==> flow/design.v <==
module mux32
  (
   input [4:0] sel_i,
   input [31:0] data_i,
   output data_o
   );
   genvar i;
   wire [1:0] data_mux16_w;
   wire       data_mux32_w;
   assign data_mux32_w = (sel_i[4]) ? data_mux16_w[1] : data_mux16_w[0];
   assign data_o = data_mux32_w;
generate
   for(i=0;i<2;i=i+1)
     begin : mux16
	mux16 mux16
	 (
	  .sel_i(sel_i[3:0]),
	  .data_i(data_i[(i*16+15)-:16]),
	  .data_o(data_mux16_w[i])
	  );
     end 
endgenerate  
endmodule
module mux16
  (
   input [3:0] 	sel_i,
   input [15:0] data_i,
   output 	data_o
   );
   genvar 	i;
   wire [3:0] 	data_mux4_w;
   wire [1:0] 	data_mux8_w;
   wire 	data_mux16_w;
   assign data_mux8_w[0] = (sel_i[2]) ? data_mux4_w[1] : data_mux4_w[0];
   assign data_mux8_w[1] = (sel_i[2]) ? data_mux4_w[3] : data_mux4_w[2];
   assign data_mux16_w = (sel_i[3]) ? data_mux8_w[1] : data_mux8_w[0];
generate
   for(i=0;i<4;i=i+1)
     begin : mux4
	mux4 mux4
	 (
	  .sel_i(sel_i[1:0]),
	  .data_i(data_i[(i*4+3)-:4]),
	  .data_o(data_mux4_w[i])
	  );
     end 
endgenerate
   assign data_o = data_mux16_w;
endmodule
module mux4
  (
   input [1:0] sel_i,
   input [3:0] data_i,
   output data_o
   );
   reg 	  data_v;
   always @(*)
     case(sel_i)
       2'b00 : data_v = data_i[0];
       2'b01 : data_v = data_i[1];
       2'b10 : data_v = data_i[2];
       2'b11 : data_v = data_i[3];
     endcase
   assign data_o = data_v;
endmodule
module registers_32x32
  (
   input       clk_i,
   input       reset_ni,
   input       write_enable_i,
   input [4:0] register_addr_a_i,
   input [4:0] register_addr_b_i,
   input [4:0] register_write_i,
   input [31:0] write_data_i,
   output [31:0] read_data_a_o,
   output [31:0] read_data_b_o
   );
   integer 	 i;
   wire [4:0] 	 enable_data_w;
   reg 		 enable_register_v [1:31];
   reg [31:0] 	 register [1:31];
   assign enable_data_w = register_write_i & {5{write_enable_i}};
   always @(*)
     begin
	for(i=1;i<32;i=i+1)
	  begin
	     enable_register_v[i] = 1'b0;
	  end
	for(i=1;i<32;i=i+1)
	  begin
	     if (enable_data_w == i) enable_register_v[i] = 1'b1;
	  end 
     end 
   always @(posedge clk_i or negedge reset_ni)
     begin
	if (!reset_ni)
	  for(i=1;i<32;i=i+1)
	    begin
	       register[i] <= 32'b0;
	    end
	else
	  for(i=1;i<32;i=i+1)
	    begin
	       if (enable_register_v[i])
		 begin
		    register[i] <= write_data_i;
		 end
	    end 
     end 
   wire [31:0] decoded_read_a_data_w;
   wire [31:0] decoded_read_b_data_w;
   genvar      j;
generate
   for(j=0;j<32;j=j+1)
     begin : multiplexer
	mux32 mux32_a
	 (
	  .sel_i(register_addr_a_i),
	  .data_i({register[31][j],
		   register[30][j],
		   register[29][j],
		   register[28][j],
		   register[27][j],
		   register[26][j],
		   register[25][j],
		   register[24][j],
		   register[23][j],
		   register[22][j],
		   register[21][j],
		   register[20][j],
		   register[19][j],
		   register[18][j],
		   register[17][j],
		   register[16][j],
		   register[15][j],
		   register[14][j],
		   register[13][j],
		   register[12][j],
		   register[11][j],
		   register[10][j],
		   register[9][j],
		   register[8][j],
		   register[7][j],
		   register[6][j],
		   register[5][j],
		   register[4][j],
		   register[3][j],
		   register[2][j],
		   register[1][j],
		   1'b0}),
	  .data_o(decoded_read_a_data_w[j])
	  );
	mux32 mux32_b
	 (
	  .sel_i(register_addr_b_i),
	  .data_i({register[31][j],
		   register[30][j],
		   register[29][j],
		   register[28][j],
		   register[27][j],
		   register[26][j],
		   register[25][j],
		   register[24][j],
		   register[23][j],
		   register[22][j],
		   register[21][j],
		   register[20][j],
		   register[19][j],
		   register[18][j],
		   register[17][j],
		   register[16][j],
		   register[15][j],
		   register[14][j],
		   register[13][j],
		   register[12][j],
		   register[11][j],
		   register[10][j],
		   register[9][j],
		   register[8][j],
		   register[7][j],
		   register[6][j],
		   register[5][j],
		   register[4][j],
		   register[3][j],
		   register[2][j],
		   register[1][j],
		   1'b0}),
	  .data_o(decoded_read_b_data_w[j])
	  );
     end 
endgenerate 
   assign read_data_a_o = decoded_read_a_data_w;
   assign read_data_b_o = decoded_read_b_data_w;
endmodule 
Subject: tool reports on registers_32x32

Hi,

Reports on registers_32x32. Each step is given for the RTL above and for the edited RTL. "before" refers to lines of the RTL above, "after" to lines of the edited file. "change" is "after" less "before", of the values as shown. Cell names lack the library's common part. A cell with n/a has no value.

Top module: registers_32x32. Clock input: clk_i. Standard-cell library: sky130hd. Timing corner: tt_025C_1v80.

Edit of the RTL. The edit as a unified diff against the file above. The edit is scripted: it alters the design's behaviour and was not made to optimise anything.

```diff
@@ -74,6 +74,10 @@
    input [31:0] write_data_i,
    output [31:0] read_data_a_o,
-   output [31:0] read_data_b_o
+   output [31:0] read_data_b_o_ext
    );
+   wire [31:0] read_data_b_o;
+   reg [31:0] read_data_b_o_dly;
+   always @(posedge clk_i) read_data_b_o_dly <= read_data_b_o;
+   assign read_data_b_o_ext = read_data_b_o_dly;
    integer 	 i;
    wire [4:0] 	 enable_data_w;
```

After elaboration. Counts by Yosys on the flattened word-level netlist (proc, flatten, opt, wreduce). Print and check cells are left out. Cells with the same type and inputs are merged into one.

Cells by class: equality and inequality tests (before 37, after 37, change 0); multiplexer cells (before 991, after 991, change 0); bitwise gates (word level) (before 1, after 1, change 0); reduce/logical cells (before 2, after 2, change 0).

Operator kinds equal on both sides are left out: 11.

Storage and ports: register bits after elaboration (before 992, after 1024, change +32); input bits (before 50, after 50, change 0); output and inout port bits (before 64, after 64, change 0); elaborated cells (before 1062, after 1063, change +1).

Logic depth. Longest topological path by Yosys (ltp), each cell counted once; first at word level (registers and memories cut), then after technology mapping (sequential cells cut; the memories' decode and read muxes count).

Logic depth: depth after elaboration (before 5, after 5, change 0); ABC_AREA (before 0, after 0); mapped depth (before 10, after 9, change -1); mapped depth without buffers (before 4, after 4, change 0).

Synthesis result. Source: synth_stat.txt of the flow (Yosys; design flattened, memories mapped). It holds for the ABC_AREA given above (unset counts as 0); a run with the other value may have another netlist.

Cell types: mux2i_1 (before 158, after 351, change +193); mux2_2 (before 1395, after 1278, change -117); o22ai_1 (before 127, after 53, change -74); nor2b_1 (before 65, after 3, change -62); a211oi_1 (before 62, after 1, change -61); buf_4 (before 120, after 67, change -53); a22o_1 (before 1, after 54, change +53); dfxtp_1 (before 0, after 32, change +32); nor2_1 (before 39, after 14, change -25); a221oi_1 (before 64, after 86, change +22); a21oi_1 (before 0, after 22, change +22); buf_1 (before 2, after 23, change +21); a2111oi_2 (before 0, after 20, change +20); nor4_2 (before 17, after 0, change -17); clkbuf_1 (before 216, after 201, change -15); nor4_1 (before 47, after 32, change -15); mux2_1 (before 47, after 33, change -14); o211a_1 (before 63, after 51, change -12).

Cell types equal on both sides are left out: 14. Not every row of either side is listed.

Mapped netlist: cell count (before 4209, after 4127, change -82); mapped area (µm²) (before 55932.4, after 56073.8, change +141.4); sequential part of the area (µm²) (before 24823.8, after 25464.4, change +640.6); flip-flop cells (before 992, after 1024, change +32); buffers (before 518, after 476, change -42).

By module: a second synthesis without flattening, with its own total; a netlist apart from the flattened one above.

Second synthesis, totals: cells (unflattened synthesis) (before 2928, after 2960, change +32); area (unflattened synthesis) (µm²) (before 52469.1, after 53109.7, change +640.6).

Each row is one instance without its submodules.

By module, before: registers_32x32 (instances 1, cells 2224, area 37094.3 µm², seq. area 24823.8 µm²); mux4 (instances 512, cells 1, area 22.5 µm², seq. area 0.0 µm²); mux16 (instances 128, cells 1, area 22.5 µm², seq. area 0.0 µm²); mux32 (instances 64, cells 1, area 15.0 µm², seq. area 0.0 µm²).

By module, after: registers_32x32 (instances 1, cells 2256, area 37734.9 µm², seq. area 25464.4 µm²); mux4 (instances 512, cells 1, area 22.5 µm², seq. area 0.0 µm²); mux16 (instances 128, cells 1, area 22.5 µm², seq. area 0.0 µm²); mux32 (instances 64, cells 1, area 15.0 µm², seq. area 0.0 µm²).

Worst setup path after synthesis. OpenSTA on the mapped netlist: ideal clock, no wires. The path of least setup slack (recovery checks aside). Input and output delay are each 20% of the period. Register names are those of the netlist, which keeps one name where synthesis merged equal registers.

Path after synthesis: kind (before input-to-output, after input-to-output); from (before in register_addr_a_i[0], after in register_addr_a_i[0]); to (before out read_data_a_o[22], after out read_data_a_o[22]); clock period (ns) (before 6.0, after 6.0, change 0.0); input delay (ns) (before 1.200, after 1.200, change 0.000); output delay (ns) (before 1.200, after 1.200, change 0.000); launch time at the first pin (ns) (before 1.200, after 1.200, change 0.000); arrival (ns) (before 2.707, after 2.746, change +0.039); data required time (ns) (before 4.800, after 4.800, change 0.000); slack (ns) (before 2.093, after 2.054, change -0.039); delay of the path (ns) (before 1.507, after 1.546, change +0.039); stages (before 9, after 9, change 0); buffers on the path (before 5, after 5, change 0); synthesis period reached (ns) (before 3.907, after 3.946, change +0.039).

"delay of the path" is the arrival time less input delay plus setup time. A path that ends at an output port has no setup time. "stages": output pins that drive a net of the path, with the launching flip-flop's if there is one; two outputs of one cell count as two. "synthesis period reached" = period - worst setup slack (recovery checks aside). The figure is calculated, with input and output delays left at 20% of the set period. Between the ends stands the longest chain of elaborated cells between them, by number of cells; it is not shown to be the way that was timed. Of several equally long chains one is given. Each line given opens the expression or statement behind the cell; cells for indexed reads and writes are added by Yosys, which also makes memories of some case tables.

Between the ends, after synthesis, before:
Cell sequence: buf_2 -> buf_6 -> buf_4 -> buf_2 -> mux2_2 -> o211ai_1 -> o21ai_0 -> o211a_1 -> buf_4. For length of the longest elaborated chain the number is 5. The entry for elaborated cells between the ends (all ways) reads 19. Under RTL lines with such cells stands 5. Those cells by class: eq/ne: 3; mux: 15; reduce/logical: 1.

Ends and longest elaborated chain, after synthesis, before: from (decl) (RTL line 71) `input [4:0] register_addr_a_i,`; 2-bit equality test (RTL line 58) `case(sel_i)`; 1-bit case mux with 4-bit select (RTL line 58); 1-bit 2-to-1 mux (RTL line 34) `assign data_mux8_w[0] = (sel_i[2]) ? data_mux4_w[1] : data_mux4_w[0];`; 1-bit 2-to-1 mux (RTL line 36) `assign data_mux16_w = (sel_i[3]) ? data_mux8_w[1] : data_mux8_w[0];`; 1-bit 2-to-1 mux (RTL line 10) `assign data_mux32_w = (sel_i[4]) ? data_mux16_w[1] : data_mux16_w[0];`; to (decl) (RTL line 75) `output [31:0] read_data_a_o,`.

Some nets on the timed path still bear RTL names; the line given drives or declares the net.

Nets with RTL names, path after synthesis, before (RTL line): multiplexer[22].mux32_a.data_o (10).

Between the ends, after synthesis, after:
Cell sequence: buf_4 -> buf_6 -> buf_4 -> buf_2 -> mux2_2 -> o211ai_1 -> o21ai_0 -> o211a_1 -> buf_4. For length of the longest elaborated chain the number is 5. The entry for elaborated cells between the ends (all ways) reads 19. Under RTL lines with such cells stands 5. Those cells by class: eq/ne: 3; mux: 15; reduce/logical: 1.

Ends and longest elaborated chain, after synthesis, after: from (decl) (RTL line 71) `input [4:0] register_addr_a_i,`; 2-bit equality test (RTL line 58) `case(sel_i)`; 1-bit case mux with 4-bit select (RTL line 58); 1-bit 2-to-1 mux (RTL line 34) `assign data_mux8_w[0] = (sel_i[2]) ? data_mux4_w[1] : data_mux4_w[0];`; 1-bit 2-to-1 mux (RTL line 36) `assign data_mux16_w = (sel_i[3]) ? data_mux8_w[1] : data_mux8_w[0];`; 1-bit 2-to-1 mux (RTL line 10) `assign data_mux32_w = (sel_i[4]) ? data_mux16_w[1] : data_mux16_w[0];`; to (decl) (RTL line 75) `output [31:0] read_data_a_o,`.

Nets with RTL names, path after synthesis, after (RTL line): multiplexer[22].mux32_a.data_o (10).

Timing after layout. Path of least setup slack in the final report of each run of pair A (OpenROAD, finished layout, wires in). Where an end is a register, its clock arrival counts in the times.

Path post-layout: kind (before input-to-output, after input-to-output); from (before in register_addr_b_i[4], after in register_addr_a_i[4]); to (before out read_data_b_o[26], after out read_data_a_o[7]); clock period (ns) (before 6.0, after 6.0, change 0.0); input delay (ns) (before 1.20, after 1.20, change 0.00); output delay (ns) (before 1.20, after 1.20, change 0.00); launch time at the first pin (ns) (before 1.20, after 1.20, change 0.00); arrival (ns) (before 4.48, after 4.33, change -0.15); data required time (ns) (before 4.80, after 4.80, change 0.00); slack (ns) (before 0.32, after 0.47, change +0.15); stages (before 8, after 8, change 0); buffers on the path (before 4, after 4, change 0).

Between the ends stands the longest chain of elaborated cells between them, by number of cells; it is not shown to be the way that was timed. Of several equally long chains one is given.

Between the ends, post-layout, before:
Cell sequence: clkdlybuf4s50_1 -> and4_2 -> buf_4 -> a22oi_1 -> o221ai_1 -> nor4_1 -> buf_4 -> clkdlybuf4s50_1. For length of the longest elaborated chain the number is 1. The entry for elaborated cells between the ends (all ways) reads 1. Under RTL lines with such cells stands 1. Those cells by class: mux: 1.

Ends and longest elaborated chain, post-layout, before: from (decl) (RTL line 72) `input [4:0] register_addr_b_i,`; 1-bit 2-to-1 mux (RTL line 10) `assign data_mux32_w = (sel_i[4]) ? data_mux16_w[1] : data_mux16_w[0];`; to (decl) (RTL line 76) `output [31:0] read_data_b_o`.

Between the ends, post-layout, after:
Cell sequence: clkdlybuf4s50_1 -> buf_4 -> or3_2 -> buf_4 -> a221oi_1 -> a2111oi_2 -> o211a_1 -> clkdlybuf4s50_1. For length of the longest elaborated chain the number is 1. The entry for elaborated cells between the ends (all ways) reads 1. Under RTL lines with such cells stands 1. Those cells by class: mux: 1.

Ends and longest elaborated chain, post-layout, after: from (decl) (RTL line 71) `input [4:0] register_addr_a_i,`; 1-bit 2-to-1 mux (RTL line 10) `assign data_mux32_w = (sel_i[4]) ? data_mux16_w[1] : data_mux16_w[0];`; to (decl) (RTL line 75) `output [31:0] read_data_a_o,`.

Layout results. Both versions went through the flow (Yosys, OpenROAD) with the same settings in each pair. Constraints: input delay and output delay 20% of the set period each, output load 0.01 pF.

Flow settings, pair A:
The entry for CORE_UTILIZATION reads 40. The figure for period_ns is 6.0. For CAP_MARGIN the number is 20. Under CORE_MARGIN stands 2. The figure for SLEW_MARGIN is 20.

Results, pair A: chip area after synthesis (Yosys) (µm²) (before 55932.4, after 56073.8, change +141.4); area of the die (µm²) (before 142839.0, after 143194.0, change +355.0); standard-cell area after layout (µm²) (before 61949.4, after 62328.5, change +379.1); utilization of the finished layout (before 0.445, after 0.447, change +0.002); worst slack on setup checks (ns) (before 0.322, after 0.469, change +0.147); summed negative setup slack (ns) (before 0.000, after 0.000, change 0.000); final worst hold slack (ns) (before 0.495, after 0.491, change -0.004); power consumption (mW) (before 19.220, after 19.964, change +0.744); achieved clock period (ns) (before 5.678, after 5.531, change -0.147).

Flow settings, pair B:
Under CORE_MARGIN stands 5. The entry for CORE_UTILIZATION reads 31. The figure for CTS_CLUSTER_DIAMETER is 309. The figure for PLACE_DENSITY_LB_ADDON is 0.05. The figure for period_ns is 4.47. For CAP_MARGIN the number is 20. The figure for SLEW_MARGIN is 20.

Results, pair B: chip area after synthesis (Yosys) (µm²) (before 55932.4, after 56073.8, change +141.4); area of the die (µm²) (before 189021.0, after 189490.0, change +469.0); standard-cell area after layout (µm²) (before 66442.5, after 65565.4, change -877.1); utilization of the finished layout (before 0.369, after 0.364, change -0.005); worst slack on setup checks (ns) (before -0.012, after 0.081, change +0.093); summed negative setup slack (ns) (before -0.012, after 0.000, change +0.012); power consumption (mW) (before 27.861, after 28.462, change +0.601); achieved clock period (ns) (before 4.482, after 4.389, change -0.093).

"achieved clock period" is the run's clock period less its worst setup slack. It is reckoned from that one timing run; input and output delays stay at 20% of the period that was set. By "power consumption" is meant OpenSTA's value without simulated activity: inputs other than the clock are taken to toggle once in ten clock periods, and the tool carries that through the logic.

Regards
